==> flow/design.v <==
`default_nettype none
`timescale 1ns / 10ps
module alu(
    input [3:0] aluControl,
    input [31:0] aluIn1,
    input [31:0] aluIn2,
    output logic [31:0] aluRes,
    output wire isZero
);
  always_comb begin
    case (aluControl)
      4'b0000: aluRes = aluIn1 + aluIn2;
      4'b0001: aluRes = aluIn1 - aluIn2;
      4'b0011: aluRes = (aluIn1 | aluIn2);
      4'b0010: aluRes = (aluIn1 & aluIn2);
      4'b0110: aluRes = (aluIn1 ^ aluIn2);
      4'b0101: aluRes = {31'b0, {(($signed(aluIn1) < $signed(aluIn2)))}};
      4'b0111: aluRes = {31'b0, {(aluIn1 < aluIn2)}};
      4'b1000: aluRes = aluIn1 << aluIn2[4:0];
      4'b1001: aluRes = aluIn1 >> aluIn2[4:0];
      4'b1010: aluRes = $signed(aluIn1) >>> aluIn2[4:0];
      default: aluRes = 32'b0;
    endcase
  end
  assign isZero = (aluRes == 32'b0);
endmodule
`default_nettype none
`timescale 1ns / 10ps
module immgen (
    input [31:0] instr,
    output logic [31:0] imm
);
wire [31:0] Uimm = {instr[31], instr[30:12], {12{1'b0}}};
wire [31:0] Iimm = {{21{instr[31]}}, instr[30:20]};
wire [31:0] Simm = {{21{instr[31]}}, instr[30:25], instr[11:7]};
wire [31:0] Bimm = {{20{instr[31]}}, instr[7], instr[30:25], instr[11:8], 1'b0};
wire [31:0] Jimm = {{12{instr[31]}}, instr[19:12], instr[20], instr[30:21], 1'b0};
wire isALUimm = (instr[6:0] == 7'b0010011);   
wire isBranch = (instr[6:0] == 7'b1100011);   
wire isJALR = (instr[6:0] == 7'b1100111);   
wire isJAL = (instr[6:0] == 7'b1101111);   
wire isAUIPC = (instr[6:0] == 7'b0010111);   
wire isLUI = (instr[6:0] == 7'b0110111);   
wire isLoad = (instr[6:0] == 7'b0000011);   
wire isStore = (instr[6:0] == 7'b0100011);   
wire isUtype = isAUIPC || isLUI;
wire isItype = isALUimm || isJALR || isLoad;
wire isStype = isStore;
wire isBtype = isBranch;
wire isJtype = isJAL;
always_comb begin
    if (isUtype) imm = Uimm;
    else if (isItype) imm = Iimm;
    else if (isStype) imm = Simm;
    else if (isBtype) imm = Bimm;
    else if (isJtype) imm = Jimm;
    else imm = 32'b0;
end
endmodule
`default_nettype none
`timescale 1ns / 10ps
module regfile (
    input clk,
    input write_en,
    input [4:0] A1,
    input [4:0] A2,
    input [4:0] A3,
    input [31:0] WD,
    output wire [31:0] RD1,
    output wire [31:0] RD2
);
reg [31:0] RegisterFile [32];
assign RD1 = (A1 != 0) ? RegisterFile[A1] : 0;
assign RD2 = (A2 != 0) ? RegisterFile[A2] : 0;
always @(posedge clk) begin
    if((write_en) && (A3 != 32'b0)) begin
        RegisterFile[A3] <= WD;
    end
end
endmodule
`default_nettype none
`timescale 1ns / 10ps
module controller (
    input clk,
    input rst,
    input [6:0] opcode,
    input [2:0] funct3,
    input funct7_5,
    input aluIsZero,
    output logic PCWrite,
    output logic AdrSrc,
    output logic MemWrite,
    output logic IRWrite,
    output logic [1:0] ResultSrc,
    output logic [3:0] aluControl,
    output logic [1:0] ALUSrcB,
    output logic [1:0] ALUSrcA,
    output logic RegWrite
);
localparam FETCH = 5'd0, DECODE = 5'd1, MEMADR = 5'd2, MEMREAD = 5'd3, MEMWB = 5'd4,
MEMWRITE = 5'd5, EXECUTER = 5'd6, ALUWB = 5'd7, EXECUTEI = 5'd8, JAL = 5'd9,
JALR = 5'd10, LUI = 5'd11, AUIPC = 5'd12,
BEQ = 5'd13, BNE = 5'd14, BLT = 5'd15, BGE = 5'd16, BLTU = 5'd17, BGEU = 5'd18;
reg [4:0] state;
reg [4:0] next_state;
logic PCUpdate;
logic Branch;
logic BranchSel;
logic BranchCondition;
assign BranchCondition = BranchSel ? (!aluIsZero) : aluIsZero;
assign PCWrite = ((BranchCondition & Branch) || PCUpdate);
always @(posedge clk) begin
    if (rst)
        state <= FETCH;
    else
        state <= next_state;
end
always_comb begin
    case(state)
      FETCH:
        next_state = DECODE;
      DECODE: begin
        case(opcode)
          7'b0000011, 7'b0100011, 7'b1100111: next_state = MEMADR;
          7'b0110011: next_state = EXECUTER;
          7'b0010011: next_state = EXECUTEI;
          7'b1101111: next_state = JAL;
          7'b0110111: next_state = LUI;
          7'b0010111: next_state = AUIPC;
          7'b1100011: begin
            case(funct3)
              3'b000: next_state = BEQ;
              3'b001: next_state = BNE;
              3'b100: next_state = BLT;
              3'b101: next_state = BGE;
              3'b110: next_state = BLTU;
              3'b111: next_state = BGEU;
              default: next_state = DECODE;
            endcase
          end
          default: next_state = DECODE;
        endcase
      end
      MEMADR: begin
        case(opcode)
          7'b0000011: next_state = MEMREAD;
          7'b0100011: next_state = MEMWRITE;
          7'b1100111: next_state = JALR;
          default: next_state = MEMADR;
        endcase
      end
      EXECUTER, EXECUTEI, AUIPC, JAL, JALR: next_state = ALUWB;
      MEMREAD: next_state = MEMWB;
      MEMWRITE, MEMWB, ALUWB, LUI: next_state = FETCH;
      BEQ, BNE, BLT, BGE, BLTU, BGEU: next_state = FETCH;
      default: next_state = state;
    endcase
end
logic [1:0] ALUOp;
always_comb begin
    AdrSrc = 1'b0;
    ALUSrcA = 2'b00;
    ALUSrcB = 2'b00;
    ALUOp = 2'b00;
    ResultSrc = 2'b10;
    IRWrite = 1'b0;
    RegWrite = 1'b0;
    MemWrite = 1'b0;
    PCUpdate = 1'b0;
    Branch = 1'b0;
    BranchSel = 1'b0;
    case(state)
      FETCH: begin
        ALUSrcB = 2'b10;
        IRWrite = 1'b1;
        PCUpdate = 1'b1;
      end
      DECODE: begin
        ALUSrcA = 2'b01;
        ALUSrcB = 2'b01;
      end
      EXECUTER: begin
        ALUSrcA = 2'b10;
        ALUSrcB = 2'b00;
        ALUOp = 2'b10;
      end
      EXECUTEI: begin
        ALUSrcA = 2'b10;
        ALUSrcB = 2'b01;
        ALUOp = 2'b10;
      end
      LUI: begin
        ALUSrcA = 2'b11;
        ALUSrcB = 2'b01;
        ResultSrc = 2'b10;
        RegWrite = 1'b1;
      end
      AUIPC: begin
        ALUSrcA = 2'b01;
        ALUSrcB = 2'b01;
      end
      JAL: begin
        ALUSrcA = 2'b01;
        ALUSrcB = 2'b10;
        ResultSrc = 2'b00;
        PCUpdate = 1'b1;
      end
      ALUWB: begin
        ResultSrc = 2'b00;
        RegWrite = 1'b1;
        ALUSrcB = 2'b10;
      end
      JALR: begin
        ResultSrc = 2'b00;
        ALUSrcA = 2'b01;
        ALUSrcB = 2'b10;
        PCUpdate = 1'b1;
      end
      MEMADR: begin
        ALUSrcA = 2'b10;
        ALUSrcB = 2'b01;
      end
      MEMREAD: begin
        ALUSrcA = 2'b10;
        ALUSrcB = 2'b01;
        ResultSrc = 2'b00;
        AdrSrc = 1'b1;
      end
      MEMWRITE: begin
        ALUSrcA = 2'b10;
        ALUSrcB = 2'b01;
        ResultSrc = 2'b00;
        AdrSrc = 1'b1;
        MemWrite = 1'b1;
      end
      MEMWB: begin
        ALUSrcA = 2'b10;
        ALUSrcB = 2'b01;
        ResultSrc = 2'b01;
        RegWrite = 1'b1;
      end
      BEQ, BNE, BLT, BGE, BLTU, BGEU: begin
        ALUSrcA = 2'b10;
        ALUSrcB = 2'b00;
        ALUOp = 2'b01;
        ResultSrc = 2'b00;
        Branch = 1'b1;
        BranchSel = (state == BNE) || (state == BLT) || (state == BLTU);
      end
      default: ;
    endcase
end
always_comb begin
    case(ALUOp)
      2'b00: aluControl = 4'b0000;
      2'b01: begin
        case(funct3)
          3'b000, 3'b001: aluControl = 4'b0001;  
          3'b100, 3'b101: aluControl = 4'b0101;  
          3'b110, 3'b111: aluControl = 4'b0111;  
          default: aluControl = 4'b0000;
        endcase
      end
      2'b10: begin
        case(funct3)
          3'b000: begin
            if({opcode[5], funct7_5} == 2'b11) begin
              aluControl = 4'b0001;
            end else begin
              aluControl = 4'b0000;
            end
          end
          3'b101: begin
            if(funct7_5 == 1'b1) begin
              aluControl = 4'b1010;
            end else begin
              aluControl = 4'b1001;
            end
          end
          3'b001: aluControl = 4'b1000;
          3'b010: aluControl = 4'b0101;
          3'b011: aluControl = 4'b0111;
          3'b100: aluControl = 4'b0110;
          3'b110: aluControl = 4'b0011;
          3'b111: aluControl = 4'b0010;
          default: aluControl = 4'b0000;
        endcase
      end
      default: aluControl = 4'b0000;
    endcase
end
endmodule
`default_nettype none
`timescale 1ns / 10ps
module rv32i_mc (
    input clk,
    input rst,
    output wire [31:0] mem_addr,
    output wire [3:0] mem_wstrb,
    output wire [31:0] mem_wdata,
    input [31:0] mem_rdata
);
reg [31:0] pc;
always @(posedge clk) begin
  if(rst) begin
    pc <= 32'h1000;
  end else if(PCWrite) begin
    pc <= res;
  end
end
wire [31:0] Adr;
wire [31:0] instr;
wire [31:0] data;
reg decode;
reg [31:0] ir;
always @(posedge clk) begin
  decode <= IRWrite;
  if(decode) begin
    ir <= mem_rdata;
  end
end
assign instr = decode ? mem_rdata : ir;
wire [2:0] funct3 = instr[14:12];
wire [1:0] ld_off = aluOut[1:0];
wire [15:0] ld_half = ld_off[1] ? mem_rdata[31:16] : mem_rdata[15:0];
logic [7:0] ld_byte;
always_comb begin
  case (ld_off)
    2'b00: ld_byte = mem_rdata[7:0];
    2'b01: ld_byte = mem_rdata[15:8];
    2'b10: ld_byte = mem_rdata[23:16];
    default: ld_byte = mem_rdata[31:24];
  endcase
end
assign data = funct3[1] ? mem_rdata :
              funct3[0] ? {{16{ld_half[15] & ~funct3[2]}}, ld_half} :
                          {{24{ld_byte[7] & ~funct3[2]}}, ld_byte};
wire [1:0] st_off = Adr[1:0];
logic [3:0] st_strb;
always_comb begin
  if (funct3[1]) st_strb = 4'b1111;
  else if (funct3[0]) st_strb = st_off[1] ? 4'b1100 : 4'b0011;
  else st_strb = 4'b0001 << st_off;
end
assign mem_wstrb = MemWrite ? st_strb : 4'b0000;
assign mem_wdata = funct3[1] ? B :
                   funct3[0] ? {2{B[15:0]}} :
                               {4{B[7:0]}};
assign mem_addr = Adr;
assign Adr = AdrSrc ? res : pc;
reg [31:0] oldpc;
always @(posedge clk) begin
  if(IRWrite) begin
    oldpc <= pc;
  end
end
wire [31:0] imm;
immgen immgen (
  .instr(instr),
  .imm(imm)
);
wire [4:0] A1 = instr[19:15];
wire [4:0] A2 = instr[24:20];
wire [4:0] A3 = instr[11:7];
wire [31:0] RD1;
wire [31:0] RD2;
regfile regfile (
  .clk(clk),
  .write_en(RegWrite),
  .A1(A1),
  .A2(A2),
  .A3(A3),
  .WD(res),
  .RD1(RD1),
  .RD2(RD2)
);
reg [31:0] A;
reg [31:0] B;
always @(posedge clk) begin
  A <= RD1;
  B <= RD2;
end
logic [31:0] aluIn1;
logic [31:0] aluIn2;
wire [31:0] aluRes;
wire isZero;
always_comb begin
  case (ALUSrcA)
    2'b00: aluIn1 = pc;
    2'b01: aluIn1 = oldpc;
    2'b10: aluIn1 = A;
    default: aluIn1 = 0;
  endcase
  case (ALUSrcB)
    2'b00: aluIn2 = B;
    2'b01: aluIn2 = imm;
    2'b10: aluIn2 = 32'd4;
    2'b11: aluIn2 = aluOut;
    default: aluIn2 = 0;
  endcase
end
alu alu (
  .aluControl(aluControl),
  .aluIn1(aluIn1),
  .aluIn2(aluIn2),
  .aluRes(aluRes),
  .isZero(isZero)
);
reg [31:0] aluOut;
always @(posedge clk) begin
  aluOut <= aluRes;
end
logic [31:0] res;
always_comb begin
  case (ResultSrc)
    2'b00: res = aluOut;
    2'b01: res = data;
    2'b10: res = aluRes;
    default: res = 0;
  endcase
end
wire PCWrite;
wire AdrSrc;
wire MemWrite;
wire IRWrite;
wire [1:0] ResultSrc;
wire [3:0] aluControl;
wire [1:0] ALUSrcB;
wire [1:0] ALUSrcA;
wire RegWrite;
controller controller (
  .clk(clk),
  .rst(rst),
  .opcode(instr[6:0]),
  .funct3(instr[14:12]),
  .funct7_5(instr[30]),
  .aluIsZero(isZero),
  .PCWrite(PCWrite),
  .AdrSrc(AdrSrc),
  .MemWrite(MemWrite),
  .IRWrite(IRWrite),
  .ResultSrc(ResultSrc),
  .aluControl(aluControl),
  .ALUSrcB(ALUSrcB),
  .ALUSrcA(ALUSrcA),
  .RegWrite(RegWrite)
);
endmodule
### Reports on rv32i_mc

The steps from the RTL of rv32i_mc to its reports follow in flow order.
Lines are those of the file above, counted from 1.
Operators: Yosys type, input widths -> output width; for muxes data width and select width s.
The mark - stands for no value.

| set-up | value |
|---|---|
| design top | rv32i_mc |
| clock input | clk |
| cell library | sky130hd |
| corner | tt_025C_1v80 |

### Elaborated design

Counts by Yosys on the flattened word-level netlist (proc, flatten, opt, wreduce; memories kept). Print and check cells are left out.
Memory sizes are those after Yosys's memory passes, which may raise the word count (mostly to a power of two), join words into wider ones and drop unused or constant bits.

| operators by class | value |
|---|---|
| reduce/logical cells | 38 |
| eq/ne operators | 55 |
| $lt $le $gt $ge | 2 |
| bitwise logic cells | 7 |
| $add $sub $neg | 2 |
| shift operators | 4 |
| multiplexer cells | 45 |

Operator list:

| kind | number |
|---|---|
| $mux 32 | 12 |
| $pmux 32 s10 | 1 |
| $pmux 32 s3 | 2 |
| $pmux 32 s4 | 1 |
| $lt 32x32->1 | 2 |
| $pmux 5 s6 | 2 |
| $eq 5x4->1 const B | 8 |
| $pmux 5 s7 | 1 |
| $add 32x32->32 | 1 |
| $sub 32x32->32 | 1 |
| $and 32x32->32 | 1 |
| $or 32x32->32 | 1 |
| $xor 32x32->32 | 1 |
| $shl 32x5->32 | 1 |
| $shr 32x5->32 | 1 |
| $sshr 32x5->32 | 1 |
| $logic_not 32->1 | 1 |
| $pmux 4 s8 | 1 |
| $pmux 8 s3 | 1 |
| $eq 7x6->1 const B | 3 |
| $eq 7x7->1 const B | 3 |
| $eq 5x3->1 const B | 4 |
| $mux 16 | 1 |
| $mux 4 | 4 |
| $eq 5x5->1 const B | 3 |
| $reduce_bool 5->1 | 3 |
| $eq 2x2->1 const B | 7 |
| $eq 7x5->1 const B | 2 |

Not listed: further kinds 39, cells in them 83.

| word-level totals | value |
|---|---|
| register bits after elaboration | 134 |
| bits of input ports | 34 |
| memory bits (writable) | 1024 |
| memories | 1 |
| elaborated cells | 160 |
| clocked read ports x word width | 64 |

Memories:

| name | words | bits a word | rd ports | wr ports | line | RTL |
|---|---|---|---|---|---|---|
| regfile.RegisterFile | 32 | 32 | 2 | 1 | 72 | `reg [31:0] RegisterFile [32];` |

### Logic depth

Yosys ltp: most cells in a row. Word level: on the elaborated netlist, between registers, memories and ports. Mapped: between sequential cells and ports; inverters and the memories' decode and read muxes count.

| depth | value |
|---|---|
| depth in word-level cells | 16 |
| ABC_AREA | 0 |
| mapped depth | 33 |
| depth with buffers taken out | 27 |

### Synthesis result

The flow's flattened synthesis, as Yosys stat reports it; memories are mapped. The netlist is that of the ABC_AREA named above (0 if unset); the other value can give another one.

| mapped netlist | value |
|---|---|
| cells in the netlist | 7310 |
| buffer cells | 585 |
| area of sequential cells | 35313.9 sq um |
| mapped area | 68708.4 sq um |
| mapped flip-flops | 1236 |

Cells by type:

| type | number |
|---|---|
| sky130_fd_sc_hd__edfxtp_1 | 1056 |
| sky130_fd_sc_hd__nand2_1 | 1887 |
| sky130_fd_sc_hd__nand3_1 | 991 |
| sky130_fd_sc_hd__dfxtp_1 | 180 |
| sky130_fd_sc_hd__a311oi_1 | 193 |
| sky130_fd_sc_hd__clkbuf_1 | 450 |
| sky130_fd_sc_hd__mux2i_1 | 146 |
| sky130_fd_sc_hd__mux4_2 | 59 |
| sky130_fd_sc_hd__a21oi_1 | 254 |
| sky130_fd_sc_hd__nor2_1 | 335 |
| sky130_fd_sc_hd__ha_1 | 99 |
| sky130_fd_sc_hd__o21ai_0 | 172 |
| sky130_fd_sc_hd__and3_1 | 98 |
| sky130_fd_sc_hd__nor3_1 | 119 |
| sky130_fd_sc_hd__a31oi_1 | 95 |
| sky130_fd_sc_hd__inv_1 | 135 |
| sky130_fd_sc_hd__o211ai_1 | 62 |
| sky130_fd_sc_hd__a211oi_1 | 60 |

Other cell types: 102; their cells: 919.
By module: a second synthesis without flattening, with its own total; a netlist apart from the flattened one above.

| second synthesis, totals | value |
|---|---|
| cells (unflattened synthesis) | 5067 |
| area total of the unflattened synthesis | 67726.2 sq um |

Rows give one instance, submodules left out.

Modules:

| module | times used | cells | seq. area (sq um) | area (sq um) |
|---|---|---|---|---|
| regfile | 1 | 2564 | 30749.5 | 47919.7 |
| alu | 1 | 1407 | 0.0 | 9713.1 |
| rv32i_mc | 1 | 919 | 4184.0 | 8615.8 |
| controller | 1 | 107 | 380.4 | 898.4 |
| immgen | 1 | 70 | 0.0 | 579.3 |

### Path before layout

OpenSTA on the mapped netlist: ideal clock, no wires. The path of least setup slack (recovery checks aside). Input and output delay are each 20% of the period. Register names are those of the netlist, which keeps one name where synthesis merged equal registers.

| timing post-synthesis | value |
|---|---|
| kind | input port to output port |
| start point | input port mem_rdata[6] |
| end point | output port mem_addr[31] |
| period | 12.0 ns |
| external input delay | 2.400 ns |
| output delay | 2.400 ns |
| driving pins on the path | 26 |
| setup slack | 0.342 ns |
| path delay | 6.858 ns |
| path buffers | 5 |
| arrival | 9.258 ns |
| period reached after synthesis | 11.658 ns |

"path delay" = arrival - input delay + setup time.
A path that ends at an output port has no setup time.
"driving pins on the path" counts driving pins, that of a launching flip-flop among them; a cell with two outputs on the path counts twice.
"period reached after synthesis" = period - worst setup slack (recovery checks aside). The figure is calculated, with input and output delays left at 20% of the set period.

| on the way, post-synthesis | value |
|---|---|
| cell sequence | sky130_fd_sc_hd__mux2i_2 sky130_fd_sc_hd__inv_2 sky130_fd_sc_hd__nor4_4 sky130_fd_sc_hd__o211ai_1 sky130_fd_sc_hd__o22a_2 sky130_fd_sc_hd__buf_2 sky130_fd_sc_hd__buf_2 sky130_fd_sc_hd__buf_2 sky130_fd_sc_hd__buf_1 sky130_fd_sc_hd__ha_1 sky130_fd_sc_hd__clkbuf_1 sky130_fd_sc_hd__or3b_2 sky130_fd_sc_hd__a211oi_1 sky130_fd_sc_hd__o211ai_1 sky130_fd_sc_hd__a31oi_1 sky130_fd_sc_hd__a221o_1 sky130_fd_sc_hd__a31oi_1 sky130_fd_sc_hd__a21o_1 sky130_fd_sc_hd__a21oi_1 sky130_fd_sc_hd__nor2_1 sky130_fd_sc_hd__o31ai_1 sky130_fd_sc_hd__nand3_1 sky130_fd_sc_hd__nand4_1 sky130_fd_sc_hd__nor2_1 sky130_fd_sc_hd__o32ai_1 sky130_fd_sc_hd__mux2_2 |

Ends and longest elaborated chain, post-synthesis:

| what | line | RTL |
|---|---|---|
| from (decl) | 301 | `input [31:0] mem_rdata` |
| to (decl) | 298 | `output wire [31:0] mem_addr,` |

Chain of elaborated cells between the ends: none given.

### Worst path after layout

Path of least setup slack in the final report of run 1 (OpenROAD, finished layout, wires in). Where an end is a register, its clock arrival counts in the times.

| timing post-layout | value |
|---|---|
| kind | input port to output port |
| start point | input port mem_rdata[21] |
| end point | output port mem_addr[31] |
| driving pins on the path | 27 |
| period | 19.4 ns |
| path buffers | 5 |
| setup slack | 2.80 ns |
| external input delay | 3.88 ns |
| arrival | 12.72 ns |
| output delay | 3.88 ns |

| on the way, post-layout | value |
|---|---|
| cell sequence | sky130_fd_sc_hd__clkdlybuf4s50_1 sky130_fd_sc_hd__mux2i_4 sky130_fd_sc_hd__buf_12 sky130_fd_sc_hd__inv_8 sky130_fd_sc_hd__o211ai_2 sky130_fd_sc_hd__a21o_2 sky130_fd_sc_hd__buf_4 sky130_fd_sc_hd__nand2_4 sky130_fd_sc_hd__inv_2 sky130_fd_sc_hd__ha_1 sky130_fd_sc_hd__a21oi_1 sky130_fd_sc_hd__a211oi_1 sky130_fd_sc_hd__o211ai_1 sky130_fd_sc_hd__a31oi_1 sky130_fd_sc_hd__a221o_1 sky130_fd_sc_hd__a31oi_1 sky130_fd_sc_hd__a21o_1 sky130_fd_sc_hd__a21oi_1 sky130_fd_sc_hd__nor2_1 sky130_fd_sc_hd__o31ai_1 sky130_fd_sc_hd__or3_1 sky130_fd_sc_hd__nand4_1 sky130_fd_sc_hd__nor2_1 sky130_fd_sc_hd__o32ai_4 sky130_fd_sc_hd__buf_4 sky130_fd_sc_hd__mux2_2 sky130_fd_sc_hd__clkdlybuf4s50_1 |

Ends and longest elaborated chain, post-layout:

| what | line | RTL |
|---|---|---|
| from (decl) | 301 | `input [31:0] mem_rdata` |
| to (decl) | 298 | `output wire [31:0] mem_addr,` |

Chain of elaborated cells between the ends: none given.

## Implementation results

Top module rv32i_mc; platform sky130hd; tools Yosys and OpenROAD; 6 stored runs in no particular order. Input and output delays are each 20% of the period that was set; the output load is 0.01 pF.
"period achieved" means the clock period less the worst setup slack. The figure is calculated, with input and output delays left at 20% of the set period.
"time of the worst setup path": the worst setup path's part of the clock period (all of it between registers, 20% less for each end at a port) less its slack. A launch clock that arrives late makes it longer, a capture clock that arrives late makes it shorter.
"power consumption" rests on the timing tool's default activity at the inputs, not on a simulated workload.

#### Run 1

| setting | value |
|---|---|
| CELL_PAD_IN_SITES_GLOBAL_PLACEMENT | `1` |
| CORE_MARGIN | `9` |
| CORE_UTILIZATION | `59` |
| CTS_CLUSTER_DIAMETER | `245` |
| CTS_CLUSTER_SIZE | `58` |
| MAX_ROUTING_LAYER | `met4` |
| PLACE_DENSITY_LB_ADDON | `0.09` |
| TNS_END_PERCENT | `65` |
| period_ns | `19.4` |
| CAP_MARGIN | `20` |
| SLEW_MARGIN | `20` |

| result | value |
|---|---|
| synthesized cell area | 68708.4 sq um |
| area of the die | 129064.0 sq um |
| standard-cell area after layout | 72329.4 sq um |
| post-route utilization | 62.9% |
| worst setup slack after layout | 2.796 ns |
| summed negative setup slack | 0.000 ns |
| worst hold slack in the final report | 0.516 ns |
| power consumption | 7319 µW |
| period achieved | 16.604 ns |
| time of the worst setup path | 8.84 ns |
| kind of the worst setup path | input port to output port |

#### Run 2

| setting | value |
|---|---|
| ABC_AREA | `0` |
| CAP_MARGIN | `25` |
| CELL_PAD_IN_SITES_DETAIL_PLACEMENT | `2` |
| CELL_PAD_IN_SITES_GLOBAL_PLACEMENT | `1` |
| CORE_MARGIN | `7` |
| CORE_UTILIZATION | `27` |
| CTS_CLUSTER_DIAMETER | `71` |
| CTS_CLUSTER_SIZE | `17` |
| GPL_ROUTABILITY_DRIVEN | `0` |
| GPL_TIMING_DRIVEN | `0` |
| HOLD_SLACK_MARGIN | `0.27` |
| MAX_ROUTING_LAYER | `met4` |
| PLACE_DENSITY_LB_ADDON | `0.03` |
| SETUP_SLACK_MARGIN | `-0.09` |
| SLEW_MARGIN | `5` |
| TNS_END_PERCENT | `85` |
| period_ns | `11.3` |

| result | value |
|---|---|
| synthesized cell area | 68708.4 sq um |
| area of the die | 268796.0 sq um |
| standard-cell area after layout | 84368.4 sq um |
| post-route utilization | 33.3% |
| worst setup slack after layout | -0.441 ns |
| summed negative setup slack | -2.116 ns |
| worst hold slack in the final report | 0.444 ns |
| power consumption | 18454 µW |
| period achieved | 11.741 ns |
| time of the worst setup path | 7.22 ns |
| kind of the worst setup path | input port to output port |

#### Run 3

| setting | value |
|---|---|
| CELL_PAD_IN_SITES_GLOBAL_PLACEMENT | `1` |
| CORE_MARGIN | `9` |
| CORE_UTILIZATION | `53` |
| CTS_CLUSTER_DIAMETER | `245` |
| CTS_CLUSTER_SIZE | `32` |
| HOLD_SLACK_MARGIN | `-0.07` |
| MAX_ROUTING_LAYER | `met4` |
| PLACE_DENSITY_LB_ADDON | `0.09` |
| TNS_END_PERCENT | `65` |
| period_ns | `19.4` |
| CAP_MARGIN | `20` |
| SLEW_MARGIN | `20` |

| result | value |
|---|---|
| synthesized cell area | 68708.4 sq um |
| area of the die | 142926.0 sq um |
| standard-cell area after layout | 73432.9 sq um |
| post-route utilization | 57.3% |
| worst setup slack after layout | 3.053 ns |
| summed negative setup slack | 0.000 ns |
| worst hold slack in the final report | 0.506 ns |
| power consumption | 7666 µW |
| period achieved | 16.347 ns |
| time of the worst setup path | 8.59 ns |
| kind of the worst setup path | input port to output port |

#### Run 4

| setting | value |
|---|---|
| CORE_UTILIZATION | `40` |
| period_ns | `12.0` |
| CAP_MARGIN | `20` |
| CORE_MARGIN | `2` |
| SLEW_MARGIN | `20` |

| result | value |
|---|---|
| synthesized cell area | 68708.4 sq um |
| area of the die | 175100.0 sq um |
| standard-cell area after layout | 78858.1 sq um |
| post-route utilization | 46.1% |
| worst setup slack after layout | 0.350 ns |
| summed negative setup slack | 0.000 ns |
| worst hold slack in the final report | 0.495 ns |
| power consumption | 14927 µW |
| period achieved | 11.650 ns |
| time of the worst setup path | 6.85 ns |
| kind of the worst setup path | input port to output port |

#### Run 5

| setting | value |
|---|---|
| CORE_UTILIZATION | `57` |
| CTS_CLUSTER_DIAMETER | `358` |
| CTS_CLUSTER_SIZE | `85` |
| GPL_ROUTABILITY_DRIVEN | `1` |
| HOLD_SLACK_MARGIN | `-0.08` |
| MAX_ROUTING_LAYER | `met5` |
| MIN_ROUTING_LAYER | `met1` |
| PLACE_DENSITY_LB_ADDON | `0.04` |
| period_ns | `14.4` |
| CAP_MARGIN | `20` |
| CORE_MARGIN | `2` |
| SLEW_MARGIN | `20` |

| result | value |
|---|---|
| synthesized cell area | 68708.4 sq um |
| area of the die | 123334.0 sq um |
| standard-cell area after layout | 72539.6 sq um |
| post-route utilization | 60.5% |
| worst setup slack after layout | 0.714 ns |
| summed negative setup slack | 0.000 ns |
| worst hold slack in the final report | 0.514 ns |
| power consumption | 9802 µW |
| period achieved | 13.686 ns |
| time of the worst setup path | 7.93 ns |
| kind of the worst setup path | input port to output port |

#### Run 6

| setting | value |
|---|---|
| CELL_PAD_IN_SITES_GLOBAL_PLACEMENT | `1` |
| CORE_MARGIN | `9` |
| CORE_UTILIZATION | `59` |
| CTS_CLUSTER_DIAMETER | `245` |
| CTS_CLUSTER_SIZE | `95` |
| PLACE_DENSITY_LB_ADDON | `0.09` |
| TNS_END_PERCENT | `95` |
| period_ns | `19.4` |
| CAP_MARGIN | `20` |
| SLEW_MARGIN | `20` |

| result | value |
|---|---|
| synthesized cell area | 68708.4 sq um |
| area of the die | 129064.0 sq um |
| standard-cell area after layout | 72181.7 sq um |
| post-route utilization | 62.8% |
| worst setup slack after layout | 2.869 ns |
| summed negative setup slack | 0.000 ns |
| worst hold slack in the final report | 0.505 ns |
| power consumption | 7211 µW |
| period achieved | 16.531 ns |
| time of the worst setup path | 8.77 ns |
| kind of the worst setup path | input port to output port |
